==> flow/design.v <==
`timescale 1ns / 1ns  
module paddle_control(
    input clk,
    input en,
    input resetn,
    input [1:0] go,  
	 input [8:0] ball_x,
	 input [7:0] ball_y,
	 output reg [2:0] PADDLE_HIT,
    output reg draw,
	 output reg [8:0] current_state
    );
    reg [8:0] next_state; 
    localparam  BRICK_WIDTH = 8'd16,
					 BRICK_HEIGHT = 8'd8,
					 PADDLE_WIDTH= 8'd32,  
					 PADDLE_HEIGHT = 8'd2,
					 PADDLE_SIZE = 8'd32,
					 PADDLE_Y_POS = 9'd220;    
    always @(posedge clk)
    if(en) begin
		if(resetn) begin
         case (current_state)
					9'd8: current_state <= 2'd2 * go[0] + current_state;  
					9'd280: current_state <= current_state - (2'd2 * go[1]);  
            default: current_state <= (2'd2 * go[0]) - (2'd2 * go[1]) + current_state;  
         endcase
			if (go[0] || go[1]) draw <= 1'b1;
			else draw <= 1'b0;
		end
		if(resetn == 1'b0) begin
			draw <= 1'b1;
			current_state <= 9'd152;
		end
    end  
	 always@(posedge clk) if(en) begin
		PADDLE_HIT <= 0;
		if(ball_y >= PADDLE_Y_POS && ball_y <= PADDLE_Y_POS + 9'd3 && ball_x >= current_state && ball_x <= current_state + PADDLE_WIDTH)  
			PADDLE_HIT <= ((ball_x - current_state) / 9'd8) + 1'b1;
	 end
endmodule
`timescale 1ns / 1ns  
module ball_control(input clk, 
	input en,
	input reset,
	input [2:0] PADDLE_HIT,
	output reg [8:0] x,
	output reg [7:0] y,
	output reg BRICK_HIT,
	output reg [8:0] brick_x,
	output reg [7:0] brick_y
	);
	localparam LEFT_UP = 3'd0, UP_LEFT = 3'd1, UP_RIGHT = 3'd2, RIGHT_UP = 3'd3, LEFT_DOWN = 3'd4, DOWN_LEFT = 3'd5, DOWN_RIGHT = 3'd6, RIGHT_DOWN = 3'd7,
					LEFT_WALL_X = 9'd12,
					TOP_WALL_Y = 8'd20,
					RIGHT_WALL_X = 9'd320 - 9'd12,
					BRICK_WIDTH = 9'd32, BRICK_HEIGHT = 8'd4,
					BRICK_ONE_X = 9'd100, BRICK_ONE_Y = 8'd60,
					BRICK_TWO_X = 9'd150, BRICK_TWO_Y = 8'd60,
					BRICK_THREE_X = 9'd200, BRICK_THREE_Y = 8'd60;
	reg [8:0] d_x;
	reg [7:0] d_y;
	reg [2:0] current_direction;
	reg [1:0] WALL_HIT; 
	reg [2:0] status;  
	always @(posedge clk) if(en) begin
		case(current_direction)
			LEFT_UP: begin
				d_x <= -9'd2;
				d_y <= -8'd1;
			end
			UP_LEFT: begin
				d_x <= -9'd1;
				d_y <= -8'd2;
			end
			UP_RIGHT: begin
				d_x <= 9'd1;
				d_y <= -8'd2;
			end
			RIGHT_UP: begin
				d_x <= 9'd2;
				d_y <= -8'd1;
			end
			LEFT_DOWN: begin
				d_x <= -9'd2;
				d_y <= 8'd1;
			end
			DOWN_LEFT: begin
				d_x <= -9'd1;
				d_y <= 8'd2;
			end
			DOWN_RIGHT: begin
				d_x <= 9'd1;
				d_y <= 8'd2;
			end
			RIGHT_DOWN: begin
				d_x <= 9'd2;
				d_y <= 8'd1;
			end
		endcase
		if(!reset) begin
			x <= 9'd160;
			y <= 8'd218;
			current_direction <= UP_RIGHT; 
			d_x <= 9'd1;
			d_y <= -8'd2;
		end
		if(!reset) begin 
			status <= 3'b111;
			BRICK_HIT <= 1'b0;
		end
		BRICK_HIT <= 1'b0;
		if(y >= BRICK_ONE_Y && y <= (BRICK_ONE_Y + BRICK_HEIGHT) && x >= BRICK_ONE_X && x <= (BRICK_ONE_X + BRICK_WIDTH) && status[0] == 1'b1) begin
			BRICK_HIT <= 1'b1;
			brick_x <= BRICK_ONE_X; brick_y <= BRICK_ONE_Y;
			status[0] <= 1'b0;
			if(current_direction == LEFT_UP || current_direction == UP_LEFT || current_direction == RIGHT_UP || current_direction == UP_RIGHT)
				current_direction <= ((x - BRICK_ONE_X) / 9'd8) + 3'd4;
			else 
				current_direction <= (x - BRICK_ONE_X) / 9'd8;
		end
		if(y >= BRICK_TWO_Y && y <= (BRICK_TWO_Y + BRICK_HEIGHT) && x >= BRICK_TWO_X && x <= (BRICK_TWO_X + BRICK_WIDTH) && status[1] == 1'b1) begin
			BRICK_HIT <= 1'b1;
			brick_x <= BRICK_TWO_X; brick_y <= BRICK_TWO_Y;
			status[1] <= 1'b0;
			if(current_direction == LEFT_UP || current_direction == UP_LEFT || current_direction == RIGHT_UP || current_direction == UP_RIGHT)
				current_direction <= ((x - BRICK_TWO_X) / 9'd8) + 3'd4;
			else 
				current_direction <= (x - BRICK_TWO_X) / 9'd8;
		end
		if(y >= BRICK_THREE_Y && y <= (BRICK_THREE_Y + BRICK_HEIGHT) && x >= BRICK_THREE_X && x <= (BRICK_THREE_X + BRICK_WIDTH) && status[2] == 1'b1) begin
			BRICK_HIT <= 1'b1;
			brick_x <= BRICK_THREE_X; brick_y <= BRICK_THREE_Y;
			status[2] <= 1'b0;
			if(current_direction == LEFT_UP || current_direction == UP_LEFT || current_direction == RIGHT_UP || current_direction == UP_RIGHT)
				current_direction <= ((x - BRICK_THREE_X) / 9'd8) + 3'd4;
			else 
				current_direction <= (x - BRICK_THREE_X) / 9'd8;
		end
		if(reset && PADDLE_HIT !== 0) current_direction <= PADDLE_HIT - 3'b1;
		if(reset && WALL_HIT !== 0) begin
			case(WALL_HIT)
				2'd1: begin case(current_direction)
							LEFT_UP: begin current_direction <= RIGHT_UP;
											d_x <= 9'd2;
											d_y <= -8'd1;
										end
							UP_LEFT: begin current_direction <= UP_RIGHT;
											d_x <= 9'd1;
											d_y <= -8'd2;
										end
							LEFT_DOWN: begin current_direction <= RIGHT_DOWN;
												d_x <= 9'd2;
												d_y <= 8'd1;
											end
							DOWN_LEFT: begin current_direction <= DOWN_RIGHT;
												d_x <= 9'd1;
												d_y <= 8'd2;
											end
						endcase
					end
				2'd2: begin case(current_direction)
							LEFT_UP: begin current_direction <= LEFT_DOWN;
											d_x <= -9'd2;
											d_y <= 8'd1;
										end
							UP_LEFT: begin current_direction <= DOWN_LEFT;
											d_x <= -9'd1;
											d_y <= 8'd2;
										end
							RIGHT_UP: begin current_direction <= RIGHT_DOWN;
											d_x <= 9'd2;
											d_y <= 8'd1;
										end
							UP_RIGHT: begin current_direction <= DOWN_RIGHT;
												d_x <= 9'd1;
												d_y <= 8'd2;
										end
						endcase
					end
				2'd3: begin case(current_direction)
							RIGHT_UP: begin current_direction <= LEFT_UP;
											d_x <= -9'd2;
											d_y <= -8'd1;
										end
							UP_RIGHT: begin current_direction <= UP_LEFT;
											d_x <= -9'd1;
											d_y <= -8'd2;
										end
							RIGHT_DOWN: begin current_direction <= LEFT_DOWN;
												d_x <= -9'd2;
												d_y <= 8'd1;
										end
							DOWN_RIGHT: begin current_direction <= DOWN_LEFT;
												d_x <= -9'd2;
												d_y <= 8'd1;
										end
						endcase
					end
			endcase
		end
		if(reset) begin 
			x <= x + d_x;
			y <= y + d_y;
		end
		if(y >= 8'd235 && y <= 8'd240) begin
			d_x <= 1'b0;
			d_y <= 1'b0;
		end
	end
	always @(posedge clk) if(en) begin
		if(!reset) WALL_HIT <= 2'b0;
		else begin
			if(x <= LEFT_WALL_X) WALL_HIT <= 2'd1; 
			else begin
				if(y <= TOP_WALL_Y) WALL_HIT <= 2'd2;
				else begin
					if(x >= RIGHT_WALL_X) WALL_HIT <= 2'd3;
					else WALL_HIT <= 2'b0;
				end
			end
		end
	end
endmodule
`timescale 1ns / 1ns  
module new_draw(input clk,
	input reset,
	input [8:0] paddle_pos,
	input p_draw,
	input [8:0] ball_x,
	input [7:0] ball_y,
	input fps,
	input BRICK_HIT,
	input [8:0] brick_x,
	input [7:0] brick_y,
	output reg [8:0] x,
	output reg [7:0] y,
	output reg [2:0] color,
	output reg wren);
	reg [30:0] current_state, next_state;	
	reg [8:0] current_paddle;
	reg [8:0] current_ball_x;
	reg [7:0] current_ball_y;
	reg [3:0] current_brick;
	reg paddle_draw;
	reg ball_draw;
	reg brick_hit;
	reg [15:0] wall_draw_progress;
	reg [6:0] paddle_draw_progress;
	reg [31:0] reset_progress;
	reg [8:0] brick_draw_progress;
	localparam  PADDLE_SIZE = 8'd64,
					INIT = 32'd0,
					LEFT_WALL_FINISHED = INIT + 32'd1920,
					TOP_WALL_FINISHED = LEFT_WALL_FINISHED + 32'd2560,
					RIGHT_WALL_FINISHED = TOP_WALL_FINISHED + 32'd1920,
					DRAW_BRICKS = RIGHT_WALL_FINISHED + 1,
					BRICKS_FINISHED = DRAW_BRICKS + 32'd128,
					WAIT = BRICKS_FINISHED + 1'd1,
					PADDLE_ERASE_START = WAIT + 1'd1,
					PADDLE_DRAW_START = PADDLE_ERASE_START + PADDLE_SIZE + 1'd1,
					PADDLE_CYCLE_END = PADDLE_DRAW_START + PADDLE_SIZE + 1'd1,
					BALL_ERASE = PADDLE_CYCLE_END + 1,
					BALL_DRAW = BALL_ERASE + 2'd2,
					BALL_CYCLE_END = BALL_DRAW + 2'd2,
					RESET_START = BRICK_ERASE_END + 1'b1,
					RESET_END = RESET_START + 32'd76800,
					BRICK_ERASE_START = BALL_CYCLE_END + 1'b1,
					BRICK_ERASE_END = BRICK_ERASE_START + 8'd128;
	always @(posedge clk) begin
		case (current_state)
			WAIT: next_state <= ball_draw ? BALL_ERASE : (paddle_draw ? PADDLE_ERASE_START: WAIT);  
			PADDLE_CYCLE_END: next_state <= (ball_draw ? BALL_ERASE : WAIT);
			BALL_CYCLE_END: next_state <= (brick_hit ? BRICK_ERASE_START : WAIT);
			BRICKS_FINISHED: begin
				if(current_brick < 3'd3) next_state <= DRAW_BRICKS;
				else next_state <= WAIT;
			end
			BRICK_ERASE_END: next_state <= (paddle_draw ? PADDLE_ERASE_START : WAIT);
			RESET_END: next_state <= INIT;
			default: next_state <= current_state + 1'd1;
		endcase			
		if(!reset) begin
			current_state <= INIT;
		end
		else current_state <= next_state;
	end
	always @(posedge clk) begin
		if(fps) ball_draw <= 1'b1;
		if(BRICK_HIT) brick_hit <= 1'b1;
		if(!reset) begin 
			brick_hit <= 1'b0;
			current_brick <= 3'b0;
		end
		case (current_state)
			INIT: begin 
				wall_draw_progress <= 16'd0;
				wren <= 1'b1;
			end	
			LEFT_WALL_FINISHED: begin
				wall_draw_progress <= 16'd0;
			end
			TOP_WALL_FINISHED: begin
				wall_draw_progress <= 16'd0;
			end
			WAIT: begin
				paddle_draw <= p_draw;
				wren <= 1'b0;
			end
			PADDLE_ERASE_START: begin 
				wren <= 1'b1;
				paddle_draw_progress <= 6'd0;
			end
			PADDLE_DRAW_START: begin
				paddle_draw_progress <= 6'd0;
				current_paddle <= paddle_pos;
			end
			PADDLE_CYCLE_END: paddle_draw <= 1'b0;
			BALL_ERASE: wren <= 1'b1;
			BALL_DRAW: begin
				current_ball_x <= ball_x;
				current_ball_y <= ball_y;
			end
			BALL_CYCLE_END: ball_draw <= 1'b0;
			RESET_START: begin 
				wren <= 1'b1;
				reset_progress <= 32'd0;
				y <= 8'd8;
			end
			DRAW_BRICKS: begin 
				wren <= 1'b1;
				brick_draw_progress <= 9'd0;
				current_brick <= current_brick + 1'b1;
			end
			BRICKS_FINISHED: wren <= 1'b0;
			BRICK_ERASE_START: brick_draw_progress <= 9'd0;
			BRICK_ERASE_END: brick_hit <= 1'b0;
			default: begin
				if(INIT < current_state && current_state < LEFT_WALL_FINISHED) begin
					color <= 3'b100;
					x <= wall_draw_progress % 4'd8;
					y <= wall_draw_progress / 4'd8;
				end
				if(LEFT_WALL_FINISHED < current_state && current_state < TOP_WALL_FINISHED) begin
					color <= 3'b100;
					x <= wall_draw_progress % 9'd320;
					y <= wall_draw_progress / 9'd320;
				end
				if(TOP_WALL_FINISHED < current_state && current_state < RIGHT_WALL_FINISHED) begin
					color <= 3'b100;
					x <= 9'd320 - (wall_draw_progress % 4'd8);
					y <= wall_draw_progress / 4'd8;
				end
				if(PADDLE_ERASE_START < current_state && current_state < PADDLE_DRAW_START) begin
					color <= 3'b000;
					x <= current_paddle + (paddle_draw_progress % 6'd32);
					y <= 9'd220 + (paddle_draw_progress / 6'd32);
				end
				if(PADDLE_DRAW_START < current_state && current_state < PADDLE_CYCLE_END) begin
					color <= 3'b001;
					x <= current_paddle + (paddle_draw_progress % 6'd32);
					y <= 9'd220 + (paddle_draw_progress / 6'd32);
				end
				if(BALL_ERASE < current_state && current_state < BALL_DRAW) begin
					color <= 3'b000;
					x <= current_ball_x;
					y <= current_ball_y;
				end
				if(BALL_DRAW < current_state && current_state < BALL_CYCLE_END) begin
					color <= 3'b010;
					x <= current_ball_x;
					y <= current_ball_y;
				end
				if(RESET_START < current_state && current_state < RESET_END) begin
					color<= 3'b000;
					x <= reset_progress % 9'd320;
					y <= reset_progress / 9'd320;
				end
				if(DRAW_BRICKS < current_state && current_state < BRICKS_FINISHED && current_brick == 4'd1) begin
					color <= 3'b110;
					x <= 9'd100 + (brick_draw_progress % 9'd32);
					y <= 8'd60 + (brick_draw_progress / 8'd32);
				end
				if(DRAW_BRICKS < current_state && current_state < BRICKS_FINISHED && current_brick == 4'd2) begin
					color <= 3'b110;
					x <= 9'd150 + (brick_draw_progress % 9'd32);
					y <= 8'd60 + (brick_draw_progress / 8'd32);
				end
				if(DRAW_BRICKS < current_state && current_state < BRICKS_FINISHED && current_brick == 4'd3) begin
					color <= 3'b110;
					x <= 9'd200 + (brick_draw_progress % 9'd32);
					y <= 8'd60 + (brick_draw_progress / 8'd32);
				end
				if(BRICK_ERASE_START < current_state && current_state < BRICK_ERASE_END) begin
					wren <= 1'b1;
					color <= 3'b000;
					x <= brick_x + (brick_draw_progress % 9'd32);
					y <= brick_y + (brick_draw_progress / 8'd32);
				end
				wall_draw_progress <= wall_draw_progress + 1'b1;
				paddle_draw_progress <= paddle_draw_progress + 1'b1;
				reset_progress <= reset_progress + 1'b1;
				brick_draw_progress <= brick_draw_progress + 1'b1;
			end
		endcase
		if(!reset) begin
			x <= 9'd0;
			y <= 8'd0;
			color <= 3'b000;
			paddle_draw <= 1'b0;
			current_paddle <= 9'd152;
			current_ball_x <= 9'd160;
			current_ball_y <= 8'd218;
		end
	end
endmodule
`timescale 1ns / 1ns  
module breakout
	(
		input         clk,
		input         resetn,        
		input  [1:0]  go,            
		input         paddle_tick,   
		input         ball_tick,     
		output [8:0]  x,
		output [7:0]  y,
		output [2:0]  colour,
		output        plot
	);
	 wire draw_paddle;
	 wire[8:0] paddle_pos;
	 wire[8:0] ball_x; wire [7:0] ball_y;
	 wire[2:0] BALL_HIT;
	 wire BRICK_HIT;
	 wire [8:0] brick_x;
	 wire [7:0] brick_y;
	 wire fps_clock = paddle_tick | ~resetn;
	 wire thirty_clock = ball_tick | ~resetn;
	paddle_control PC(.clk(clk), .en(fps_clock), .resetn(resetn), .go(go), .ball_x(ball_x), .ball_y(ball_y), .draw(draw_paddle), .current_state(paddle_pos), .PADDLE_HIT(BALL_HIT));
	ball_control BC(.clk(clk), .en(thirty_clock), .reset(resetn), .x(ball_x), .y(ball_y), .PADDLE_HIT(BALL_HIT), .BRICK_HIT(BRICK_HIT), .brick_x(brick_x), .brick_y(brick_y));
	new_draw ND(.clk(clk), .reset(resetn), .paddle_pos(paddle_pos), .p_draw(draw_paddle), .ball_x(ball_x), .ball_y(ball_y), .x(x), .y(y), .color(colour), .wren(plot), .fps(thirty_clock), .BRICK_HIT(BRICK_HIT), .brick_x(brick_x), .brick_y(brick_y));
endmodule
Subject: tool reports on breakout

Hi,

Tool chain data of breakout
Each step is given for the RTL above and for the edited RTL.
Lines under "orig" count in the file above, lines under "edited" in the edited file.
"change" is "edited" less "orig", of the values as shown; "change_rel_pct" is that difference over "orig", in percent.
Cell names lack the library's common part.
{"block": "setup", "top_module": "breakout", "clock_port": "clk", "library": "sky130hd", "pvt_corner": "tt_025C_1v80"}

Diff
The edit as a unified diff against the file above.
The edited RTL no longer does the same as the RTL above: the edit was made by script, with no optimisation intended.
begin of diff
@@ -377,5 +377,5 @@
 					y <= reset_progress / 9'd320;
 				end
-				if(DRAW_BRICKS < current_state && current_state < BRICKS_FINISHED && current_brick == 4'd1) begin
+				if(DRAW_BRICKS < current_state && (current_state == BRICKS_FINISHED) && current_brick == 4'd1) begin
 					color <= 3'b110;
 					x <= 9'd100 + (brick_draw_progress % 9'd32);
end of diff

Word-level counts
Source: Yosys, flattened and elaborated, memories not mapped. Widths are those after wreduce. Print and check cells do not count. Equal cells are merged and count once.
Memory sizes are those after Yosys's memory passes, which may raise the word count (mostly to a power of two), join words into wider ones and drop unused or constant bits.
{"block": "op_classes", "item": "n_addsub", "orig": 30, "edited": 30, "change": 0, "change_rel_pct": 0.00}
{"block": "op_classes", "item": "div_mod_pow", "orig": 4, "edited": 4, "change": 0, "change_rel_pct": 0.00}
{"block": "op_classes", "item": "compare", "orig": 38, "edited": 38, "change": 0, "change_rel_pct": 0.00}
{"block": "op_classes", "item": "eq_ne", "orig": 36, "edited": 36, "change": 0, "change_rel_pct": 0.00}
{"block": "op_classes", "item": "mux", "orig": 87, "edited": 87, "change": 0, "change_rel_pct": 0.00}
{"block": "op_classes", "item": "logic", "orig": 6, "edited": 6, "change": 0, "change_rel_pct": 0.00}
{"block": "op_classes", "item": "n_reduce_logical", "orig": 67, "edited": 68, "change": 1, "change_rel_pct": 1.49}
{"block": "op_table", "op": "1-bit logical AND", "orig": 29, "edited": 30, "change": 1, "change_rel_pct": 3.45}
Operator kinds equal on both sides are left out: 104.
{"block": "bits", "item": "regBits", "orig": 243, "edited": 243, "change": 0, "change_rel_pct": 0.00}
{"block": "bits", "item": "rom_bits", "orig": 136, "edited": 136, "change": 0, "change_rel_pct": 0.00}
{"block": "bits", "item": "clocked_rd_ports_x_width", "orig": 17, "edited": 17, "change": 0, "change_rel_pct": 0.00}
{"block": "bits", "item": "n_memories", "orig": 1, "edited": 1, "change": 0, "change_rel_pct": 0.00}
{"block": "bits", "item": "out_inout_bits", "orig": 21, "edited": 21, "change": 0, "change_rel_pct": 0.00}
{"block": "memory_table", "item": "mem_shapes", "orig": "8 x 17 bit 1R0W", "edited": "8 x 17 bit 1R0W"}

Logic depth
Longest topological path by Yosys (ltp), each cell counted once; first at word level (registers and memories cut), then after technology mapping (sequential cells cut; the memories' decode and read muxes count).
{"block": "depth", "item": "word_depth", "orig": 15, "edited": 15, "change": 0, "change_rel_pct": 0.00}
{"block": "depth", "item": "ABC_AREA", "orig": "0", "edited": "0"}
{"block": "depth", "item": "depth_mapped", "orig": 35, "edited": 37, "change": 2, "change_rel_pct": 5.71}
{"block": "depth", "item": "mapped_depth_nobuf", "orig": 28, "edited": 29, "change": 1, "change_rel_pct": 3.57}

After synthesis
Source: synth_stat.txt of the flow (Yosys; design flattened, memories mapped). It holds for the ABC_AREA given above (unset counts as 0); a run with the other value may have another netlist.
{"block": "by_type", "cell_type": "nor2_1", "orig": 260, "edited": 244, "change": -16, "change_rel_pct": -6.15}
{"block": "by_type", "cell_type": "nand2_1", "orig": 248, "edited": 261, "change": 13, "change_rel_pct": 5.24}
{"block": "by_type", "cell_type": "o21ai_1", "orig": 17, "edited": 5, "change": -12, "change_rel_pct": -70.59}
{"block": "by_type", "cell_type": "nand4_1", "orig": 37, "edited": 45, "change": 8, "change_rel_pct": 21.62}
{"block": "by_type", "cell_type": "nand3_1", "orig": 106, "edited": 99, "change": -7, "change_rel_pct": -6.60}
{"block": "by_type", "cell_type": "xor2_1", "orig": 58, "edited": 51, "change": -7, "change_rel_pct": -12.07}
{"block": "by_type", "cell_type": "a31oi_1", "orig": 31, "edited": 24, "change": -7, "change_rel_pct": -22.58}
{"block": "by_type", "cell_type": "or2_2", "orig": 12, "edited": 5, "change": -7, "change_rel_pct": -58.33}
{"block": "by_type", "cell_type": "a21oi_1", "orig": 118, "edited": 124, "change": 6, "change_rel_pct": 5.08}
{"block": "by_type", "cell_type": "o211ai_1", "orig": 19, "edited": 25, "change": 6, "change_rel_pct": 31.58}
{"block": "by_type", "cell_type": "o221ai_1", "orig": 10, "edited": 4, "change": -6, "change_rel_pct": -60.00}
{"block": "by_type", "cell_type": "and4_1", "orig": 4, "edited": 10, "change": 6, "change_rel_pct": 150.00}
{"block": "by_type", "cell_type": "a2111oi_0", "orig": 2, "edited": 8, "change": 6, "change_rel_pct": 300.00}
{"block": "by_type", "cell_type": "a31o_2", "orig": 0, "edited": 6, "change": 6}
{"block": "by_type", "cell_type": "mux2i_1", "orig": 33, "edited": 28, "change": -5, "change_rel_pct": -15.15}
{"block": "by_type", "cell_type": "a211oi_1", "orig": 24, "edited": 19, "change": -5, "change_rel_pct": -20.83}
{"block": "by_type", "cell_type": "a311o_1", "orig": 5, "edited": 10, "change": 5, "change_rel_pct": 100.00}
{"block": "by_type", "cell_type": "inv_1", "orig": 77, "edited": 81, "change": 4, "change_rel_pct": 5.19}
Cell types equal on both sides are left out: 26.
Not every row of either side is listed.
{"block": "synth_totals", "item": "cells", "orig": 2193, "edited": 2184, "change": -9, "change_rel_pct": -0.41}
{"block": "synth_totals", "item": "synth_area_um2", "orig": 17815.8, "edited": 17765.8, "change": -50.0, "change_rel_pct": -0.28}
{"block": "synth_totals", "item": "ffs", "orig": 236, "edited": 236, "change": 0, "change_rel_pct": 0.00}
{"block": "synth_totals", "item": "buffers", "orig": 120, "edited": 121, "change": 1, "change_rel_pct": 0.83}
By module: a second synthesis without flattening, with its own total; a netlist apart from the flattened one above.
{"block": "unflattened", "item": "cells_unflattened", "orig": 2498, "edited": 2448, "change": -50, "change_rel_pct": -2.00}
{"block": "unflattened", "item": "hier_area_um2", "orig": 20221.9, "edited": 20255.7, "change": 33.8, "change_rel_pct": 0.17}
Each row is one instance without its submodules.
{"block": "by_module_orig", "module": "new_draw", "instances": 1, "cells": 1966, "area_um2": 15327.2, "mod_seq_area_um2": 4294.1}
{"block": "by_module_orig", "module": "ball_control", "instances": 1, "cells": 386, "area_um2": 3550.9, "mod_seq_area_um2": 1261.2}
{"block": "by_module_orig", "module": "paddle_control", "instances": 1, "cells": 144, "area_um2": 1331.3, "mod_seq_area_um2": 360.3}
{"block": "by_module_orig", "module": "breakout", "instances": 1, "cells": 2, "area_um2": 12.5, "mod_seq_area_um2": 0.0}
{"block": "by_module_edited", "module": "new_draw", "instances": 1, "cells": 1916, "area_um2": 15361.0, "mod_seq_area_um2": 4294.1}
{"block": "by_module_edited", "module": "ball_control", "instances": 1, "cells": 386, "area_um2": 3550.9, "mod_seq_area_um2": 1261.2}
{"block": "by_module_edited", "module": "paddle_control", "instances": 1, "cells": 144, "area_um2": 1331.3, "mod_seq_area_um2": 360.3}
{"block": "by_module_edited", "module": "breakout", "instances": 1, "cells": 2, "area_um2": 12.5, "mod_seq_area_um2": 0.0}

Timing after synthesis
OpenSTA on the mapped netlist: ideal clock, no wires. The path of least setup slack (recovery checks aside). Input and output delay are each 20% of the period. Register names are those of the netlist, which keeps one name where synthesis merged equal registers.
{"block": "synth_path", "item": "path_kind", "orig": "reg2reg", "edited": "reg2reg"}
{"block": "synth_path", "item": "start", "orig": "register ND.reset_progress[27]", "edited": "register ND.reset_progress[30]"}
{"block": "synth_path", "item": "end", "orig": "register ND.x[8]", "edited": "register ND.x[7]"}
{"block": "synth_path", "item": "period_ns", "orig": 20.0, "edited": 20.0, "change": 0.0, "change_rel_pct": 0.00}
{"block": "synth_path", "item": "setup_time_ns", "orig": 0.140, "edited": 0.088, "change": -0.052}
{"block": "synth_path", "item": "t_first_pin_ns", "orig": 0.000, "edited": 0.000, "change": 0.000}
{"block": "synth_path", "item": "arrival_ns", "orig": 6.811, "edited": 7.518, "change": 0.707, "change_rel_pct": 10.38}
{"block": "synth_path", "item": "required_time_ns", "orig": 19.860, "edited": 19.912, "change": 0.052, "change_rel_pct": 0.26}
{"block": "synth_path", "item": "setup_slack_ns", "orig": 13.049, "edited": 12.394, "change": -0.655}
{"block": "synth_path", "item": "path_delay_ns", "orig": 6.951, "edited": 7.606, "change": 0.655, "change_rel_pct": 9.42}
{"block": "synth_path", "item": "stages", "orig": 33, "edited": 34, "change": 1, "change_rel_pct": 3.03}
{"block": "synth_path", "item": "path_buffers", "orig": 6, "edited": 4, "change": -2, "change_rel_pct": -33.33}
{"block": "synth_path", "item": "synth_period_reached_ns", "orig": 6.951, "edited": 7.606, "change": 0.655, "change_rel_pct": 9.42}
"path_delay_ns" is the arrival time less input delay plus setup time.
"stages" counts driving pins, that of a launching flip-flop among them; a cell with two outputs on the path counts twice.
"synth_period_reached_ns" is the clock period less the worst setup slack; recovery checks do not enter. This is arithmetic on one report: input and output delays are still those of the set period (20% each).
Between the ends stands the longest chain of elaborated cells between them, by number of cells; it is not shown to be the way that was timed. Of several equally long chains one is given.
Each line given opens the expression or statement behind the cell; cells for indexed reads and writes are added by Yosys, which also makes memories of some case tables.
At most two assigning lines are given for a register; there are more.
{"block": "synth_via_orig", "path_cell_list": "edfxtp_1 > buf_4 > nor2_1 > o22ai_2 > a21oi_4 > nand2_2 > or4_4 > buf_6 > a311oi_2 > xnor2_1 > nor4b_1 > a21oi_1 > o21a_1 > buf_2 > and4_1 > a211oi_2 > o211ai_2 > o2bb2ai_1 > buf_4 > and3_1 > o22a_1 > nor4_4 > nand3_1 > nor3b_2 > o22ai_4 > buf_2 > a21oi_1 > a211oi_2 > buf_2 > o32ai_1 > a221o_1 > a31oi_1 > a21oi_1", "elab_chain_cells": 6}
{"block": "synth_rtl_orig", "item": "from (decl)", "line": 250, "source": "reg [31:0] reset_progress;"}
{"block": "synth_rtl_orig", "item": "from (assign)", "line": 327, "source": "reset_progress <= 32'd0;"}
{"block": "synth_rtl_orig", "item": "from (assign)", "line": 402, "source": "reset_progress <= reset_progress + 1'b1;"}
{"block": "synth_rtl_orig", "item": "32-bit by 9-bit remainder unit with 32-bit output", "line": 376, "source": "x <= reset_progress % 9'd320;"}
{"block": "synth_rtl_orig", "item": "9-bit 2-to-1 mux", "line": 374, "source": "if(RESET_START < current_state && current_state < RESET_END) begin"}
{"block": "synth_rtl_orig", "item": "9-bit 2-to-1 mux", "line": 379, "source": "if(DRAW_BRICKS < current_state && current_state < BRICKS_FINISHED && current_brick == 4'd1) begin"}
{"block": "synth_rtl_orig", "item": "9-bit 2-to-1 mux", "line": 384, "source": "if(DRAW_BRICKS < current_state && current_state < BRICKS_FINISHED && current_brick == 4'd2) begin"}
{"block": "synth_rtl_orig", "item": "9-bit 2-to-1 mux", "line": 389, "source": "if(DRAW_BRICKS < current_state && current_state < BRICKS_FINISHED && current_brick == 4'd3) begin"}
{"block": "synth_rtl_orig", "item": "9-bit 2-to-1 mux", "line": 394, "source": "if(BRICK_ERASE_START < current_state && current_state < BRICK_ERASE_END) begin"}
{"block": "synth_rtl_orig", "item": "to (assign)", "line": 391, "source": "x <= 9'd200 + (brick_draw_progress % 9'd32);"}
{"block": "synth_rtl_orig", "item": "to (assign)", "line": 397, "source": "x <= brick_x + (brick_draw_progress % 9'd32);"}
{"block": "synth_rtl_orig", "item": "to (decl)", "line": 236, "source": "output reg [8:0] x,"}
{"block": "synth_via_edited", "path_cell_list": "edfxtp_1 > clkbuf_1 > and4_1 > a2111oi_2 > o21a_2 > nor2_1 > a221o_1 > o22a_1 > buf_4 > a311oi_1 > o211a_2 > mux2i_1 > o2111ai_1 > or4_1 > clkbuf_1 > a21o_1 > a2111oi_1 > or4_1 > buf_4 > nor3_1 > a32o_1 > a311o_1 > o21ai_2 > a21oi_2 > maj3_2 > a22o_1 > nor3_2 > a21boi_1 > a311oi_2 > o31a_2 > nor3_2 > o211a_1 > o21ai_1 > a311oi_2", "elab_chain_cells": 6}
{"block": "synth_rtl_edited", "item": "from (decl)", "line": 250, "source": "reg [31:0] reset_progress;"}
{"block": "synth_rtl_edited", "item": "from (assign)", "line": 327, "source": "reset_progress <= 32'd0;"}
{"block": "synth_rtl_edited", "item": "from (assign)", "line": 402, "source": "reset_progress <= reset_progress + 1'b1;"}
{"block": "synth_rtl_edited", "item": "32-bit by 9-bit remainder unit with 32-bit output", "line": 376, "source": "x <= reset_progress % 9'd320;"}
{"block": "synth_rtl_edited", "item": "9-bit 2-to-1 mux", "line": 374, "source": "if(RESET_START < current_state && current_state < RESET_END) begin"}
{"block": "synth_rtl_edited", "item": "9-bit 2-to-1 mux", "line": 379, "source": "if(DRAW_BRICKS < current_state && (current_state == BRICKS_FINISHED) && current_brick == 4'd1) begin"}
{"block": "synth_rtl_edited", "item": "9-bit 2-to-1 mux", "line": 384, "source": "if(DRAW_BRICKS < current_state && current_state < BRICKS_FINISHED && current_brick == 4'd2) begin"}
{"block": "synth_rtl_edited", "item": "9-bit 2-to-1 mux", "line": 389, "source": "if(DRAW_BRICKS < current_state && current_state < BRICKS_FINISHED && current_brick == 4'd3) begin"}
{"block": "synth_rtl_edited", "item": "9-bit 2-to-1 mux", "line": 394, "source": "if(BRICK_ERASE_START < current_state && current_state < BRICK_ERASE_END) begin"}
{"block": "synth_rtl_edited", "item": "to (assign)", "line": 391, "source": "x <= 9'd200 + (brick_draw_progress % 9'd32);"}
{"block": "synth_rtl_edited", "item": "to (assign)", "line": 397, "source": "x <= brick_x + (brick_draw_progress % 9'd32);"}
{"block": "synth_rtl_edited", "item": "to (decl)", "line": 236, "source": "output reg [8:0] x,"}

Worst path after layout
From the final timing report of each run of pair A: the path of least setup slack in the routed layout; clock arrival at registers is part of the times.
{"block": "layout_path", "item": "path_kind", "orig": "reg2reg", "edited": "reg2reg"}
{"block": "layout_path", "item": "start", "orig": "register ND.reset_progress[28]", "edited": "register ND.current_state[8]"}
{"block": "layout_path", "item": "end", "orig": "register ND.x[7]", "edited": "register ND.x[7]"}
{"block": "layout_path", "item": "period_ns", "orig": 20.0, "edited": 20.0, "change": 0.0, "change_rel_pct": 0.00}
{"block": "layout_path", "item": "setup_time_ns", "orig": 0.11, "edited": 0.09, "change": -0.02}
{"block": "layout_path", "item": "t_first_pin_ns", "orig": 0.53, "edited": 0.53, "change": 0.00, "change_rel_pct": 0.00}
{"block": "layout_path", "item": "arrival_ns", "orig": 9.54, "edited": 10.42, "change": 0.88, "change_rel_pct": 9.22}
{"block": "layout_path", "item": "required_time_ns", "orig": 20.45, "edited": 20.47, "change": 0.02, "change_rel_pct": 0.10}
{"block": "layout_path", "item": "setup_slack_ns", "orig": 10.91, "edited": 10.05, "change": -0.86}
{"block": "layout_path", "item": "stages", "orig": 29, "edited": 31, "change": 2, "change_rel_pct": 6.90}
{"block": "layout_path", "item": "path_buffers", "orig": 0, "edited": 1, "change": 1}
Between the ends stands the longest chain of elaborated cells between them, by number of cells; it is not shown to be the way that was timed. Of several equally long chains one is given.
At most two assigning lines are given for a register; there are more.
{"block": "layout_via_orig", "path_cell_list": "edfxtp_1 > nand2b_2 > xnor2_1 > a211oi_4 > nor2_1 > or4_4 > a311oi_2 > xnor2_1 > nor4b_1 > a21oi_1 > o21a_1 > o21ai_1 > o211ai_1 > a21oi_1 > o2bb2ai_1 > and3_1 > o22a_1 > nor4_4 > nand3_1 > a21oi_1 > nor3_1 > a31oi_1 > mux2i_1 > a211oi_2 > mux2i_1 > o211ai_1 > a221oi_1 > o31a_1 > o21ai_1", "elab_chain_cells": 6}
{"block": "layout_rtl_orig", "item": "from (decl)", "line": 250, "source": "reg [31:0] reset_progress;"}
{"block": "layout_rtl_orig", "item": "from (assign)", "line": 327, "source": "reset_progress <= 32'd0;"}
{"block": "layout_rtl_orig", "item": "from (assign)", "line": 402, "source": "reset_progress <= reset_progress + 1'b1;"}
{"block": "layout_rtl_orig", "item": "32-bit by 9-bit remainder unit with 32-bit output", "line": 376, "source": "x <= reset_progress % 9'd320;"}
{"block": "layout_rtl_orig", "item": "9-bit 2-to-1 mux", "line": 374, "source": "if(RESET_START < current_state && current_state < RESET_END) begin"}
{"block": "layout_rtl_orig", "item": "9-bit 2-to-1 mux", "line": 379, "source": "if(DRAW_BRICKS < current_state && current_state < BRICKS_FINISHED && current_brick == 4'd1) begin"}
{"block": "layout_rtl_orig", "item": "9-bit 2-to-1 mux", "line": 384, "source": "if(DRAW_BRICKS < current_state && current_state < BRICKS_FINISHED && current_brick == 4'd2) begin"}
{"block": "layout_rtl_orig", "item": "9-bit 2-to-1 mux", "line": 389, "source": "if(DRAW_BRICKS < current_state && current_state < BRICKS_FINISHED && current_brick == 4'd3) begin"}
{"block": "layout_rtl_orig", "item": "9-bit 2-to-1 mux", "line": 394, "source": "if(BRICK_ERASE_START < current_state && current_state < BRICK_ERASE_END) begin"}
{"block": "layout_rtl_orig", "item": "to (assign)", "line": 391, "source": "x <= 9'd200 + (brick_draw_progress % 9'd32);"}
{"block": "layout_rtl_orig", "item": "to (assign)", "line": 397, "source": "x <= brick_x + (brick_draw_progress % 9'd32);"}
{"block": "layout_rtl_orig", "item": "to (decl)", "line": 236, "source": "output reg [8:0] x,"}
{"block": "layout_via_edited", "path_cell_list": "dfxtp_1 > nor2_1 > a22oi_2 > a211oi_1 > or4b_2 > buf_4 > a2111oi_4 > o22a_1 > mux2_1 > nor4_1 > o31ai_1 > and4_1 > a221oi_2 > nor2b_1 > a2111oi_0 > or4_1 > o21a_1 > o2111a_1 > a21oi_4 > a21oi_1 > o22ai_1 > o221ai_1 > o22ai_1 > nand2_1 > or2_1 > a21boi_0 > o31a_2 > nor3_2 > a211oi_1 > o21ai_1 > a311oi_2", "elab_chain_cells": 14}
{"block": "layout_rtl_edited", "item": "from (decl)", "line": 240, "source": "reg [30:0] current_state, next_state;"}
{"block": "layout_rtl_edited", "item": "from (assign)", "line": 284, "source": "current_state <= INIT;"}
{"block": "layout_rtl_edited", "item": "from (assign)", "line": 286, "source": "else current_state <= next_state;"}
{"block": "layout_rtl_edited", "item": "1-bit by 31-bit < comparator with 1-bit output", "line": 339, "source": "if(INIT < current_state && current_state < LEFT_WALL_FINISHED) begin"}
{"block": "layout_rtl_edited", "item": "1-bit logical AND", "line": 339}
{"block": "layout_rtl_edited", "item": "9-bit 2-to-1 mux", "line": 339}
{"block": "layout_rtl_edited", "item": "9-bit 2-to-1 mux", "line": 344, "source": "if(LEFT_WALL_FINISHED < current_state && current_state < TOP_WALL_FINISHED) begin"}
{"block": "layout_rtl_edited", "item": "9-bit 2-to-1 mux", "line": 349, "source": "if(TOP_WALL_FINISHED < current_state && current_state < RIGHT_WALL_FINISHED) begin"}
{"block": "layout_rtl_edited", "item": "9-bit 2-to-1 mux", "line": 354, "source": "if(PADDLE_ERASE_START < current_state && current_state < PADDLE_DRAW_START) begin"}
{"block": "layout_rtl_edited", "item": "9-bit 2-to-1 mux", "line": 359, "source": "if(PADDLE_DRAW_START < current_state && current_state < PADDLE_CYCLE_END) begin"}
{"block": "layout_rtl_edited", "item": "9-bit 2-to-1 mux", "line": 364, "source": "if(BALL_ERASE < current_state && current_state < BALL_DRAW) begin"}
{"block": "layout_rtl_edited", "item": "9-bit 2-to-1 mux", "line": 369, "source": "if(BALL_DRAW < current_state && current_state < BALL_CYCLE_END) begin"}
{"block": "layout_rtl_edited", "item": "9-bit 2-to-1 mux", "line": 374, "source": "if(RESET_START < current_state && current_state < RESET_END) begin"}
{"block": "layout_rtl_edited", "item": "9-bit 2-to-1 mux", "line": 379, "source": "if(DRAW_BRICKS < current_state && (current_state == BRICKS_FINISHED) && current_brick == 4'd1) begin"}
{"block": "layout_rtl_edited", "item": "9-bit 2-to-1 mux", "line": 384, "source": "if(DRAW_BRICKS < current_state && current_state < BRICKS_FINISHED && current_brick == 4'd2) begin"}
{"block": "layout_rtl_edited", "item": "9-bit 2-to-1 mux", "line": 389, "source": "if(DRAW_BRICKS < current_state && current_state < BRICKS_FINISHED && current_brick == 4'd3) begin"}
{"block": "layout_rtl_edited", "item": "9-bit 2-to-1 mux", "line": 394, "source": "if(BRICK_ERASE_START < current_state && current_state < BRICK_ERASE_END) begin"}
{"block": "layout_rtl_edited", "item": "to (assign)", "line": 391, "source": "x <= 9'd200 + (brick_draw_progress % 9'd32);"}
{"block": "layout_rtl_edited", "item": "to (assign)", "line": 397, "source": "x <= brick_x + (brick_draw_progress % 9'd32);"}
{"block": "layout_rtl_edited", "item": "to (decl)", "line": 236, "source": "output reg [8:0] x,"}

Measured runs
Both versions went through the flow (Yosys, OpenROAD) with the same settings in each pair. Constraints: input delay and output delay 20% of the set period each, output load 0.01 pF.
{"block": "settings_pair_A", "CORE_UTILIZATION": 40, "period_ns": 20.0, "CAP_MARGIN": 20, "CORE_MARGIN": 2, "SLEW_MARGIN": 20}
{"block": "measured_pair_A", "item": "synth_area_um2", "orig": 17815.8, "edited": 17765.8, "change": -50.0, "change_rel_pct": -0.28}
{"block": "measured_pair_A", "item": "die_area_um2", "orig": 46244.4, "edited": 46115.4, "change": -129.0, "change_rel_pct": -0.28}
{"block": "measured_pair_A", "item": "finish.stdcell_area_um2", "orig": 19381.1, "edited": 19238.5, "change": -142.6, "change_rel_pct": -0.74}
{"block": "measured_pair_A", "item": "finish.utilization_pct", "orig": 43.9, "edited": 43.7, "change": -0.2}
{"block": "measured_pair_A", "item": "setup_ws_ns", "orig": 10.906, "edited": 10.054, "change": -0.852}
{"block": "measured_pair_A", "item": "setupTns_ns", "orig": 0.000, "edited": 0.000, "change": 0.000}
{"block": "measured_pair_A", "item": "final_hold_ws_ns", "orig": 0.427, "edited": 0.426, "change": -0.001}
{"block": "measured_pair_A", "item": "totalPower_mw", "orig": 1.797, "edited": 1.788, "change": -0.009, "change_rel_pct": -0.50}
{"block": "measured_pair_A", "item": "achieved_clock_period_ns", "orig": 9.094, "edited": 9.946, "change": 0.852, "change_rel_pct": 9.37}
{"block": "settings_pair_B", "CELL_PAD_IN_SITES_GLOBAL_PLACEMENT": 1, "CORE_ASPECT_RATIO": 1.14, "CORE_MARGIN": 5, "CORE_UTILIZATION": 51, "CTS_CLUSTER_DIAMETER": 185, "CTS_CLUSTER_SIZE": 34, "PLACE_DENSITY_LB_ADDON": 0.26, "SETUP_SLACK_MARGIN": 1.73, "period_ns": 12.4, "CAP_MARGIN": 20, "SLEW_MARGIN": 20}
{"block": "measured_pair_B", "item": "synth_area_um2", "orig": 17815.8, "edited": 17765.8, "change": -50.0, "change_rel_pct": -0.28}
{"block": "measured_pair_B", "item": "die_area_um2", "orig": 38779.1, "edited": 38676.0, "change": -103.1, "change_rel_pct": -0.27}
{"block": "measured_pair_B", "item": "finish.stdcell_area_um2", "orig": 18579.1, "edited": 18522.8, "change": -56.3, "change_rel_pct": -0.30}
{"block": "measured_pair_B", "item": "finish.utilization_pct", "orig": 53.5, "edited": 53.5, "change": 0.0}
{"block": "measured_pair_B", "item": "setup_ws_ns", "orig": 3.412, "edited": 2.697, "change": -0.715}
{"block": "measured_pair_B", "item": "setupTns_ns", "orig": 0.000, "edited": 0.000, "change": 0.000}
{"block": "measured_pair_B", "item": "final_hold_ws_ns", "orig": 0.437, "edited": 0.427, "change": -0.010}
{"block": "measured_pair_B", "item": "totalPower_mw", "orig": 2.489, "edited": 2.527, "change": 0.038, "change_rel_pct": 1.53}
{"block": "measured_pair_B", "item": "achieved_clock_period_ns", "orig": 8.988, "edited": 9.703, "change": 0.715, "change_rel_pct": 7.96}
"achieved_clock_period_ns": clock period set for the run, less the worst setup slack. It is reckoned from that one timing run; input and output delays stay at 20% of the period that was set.
By "totalPower_mw" is meant OpenSTA's value without simulated activity: inputs other than the clock are taken to toggle once in ten clock periods, and the tool carries that through the logic.

Regards
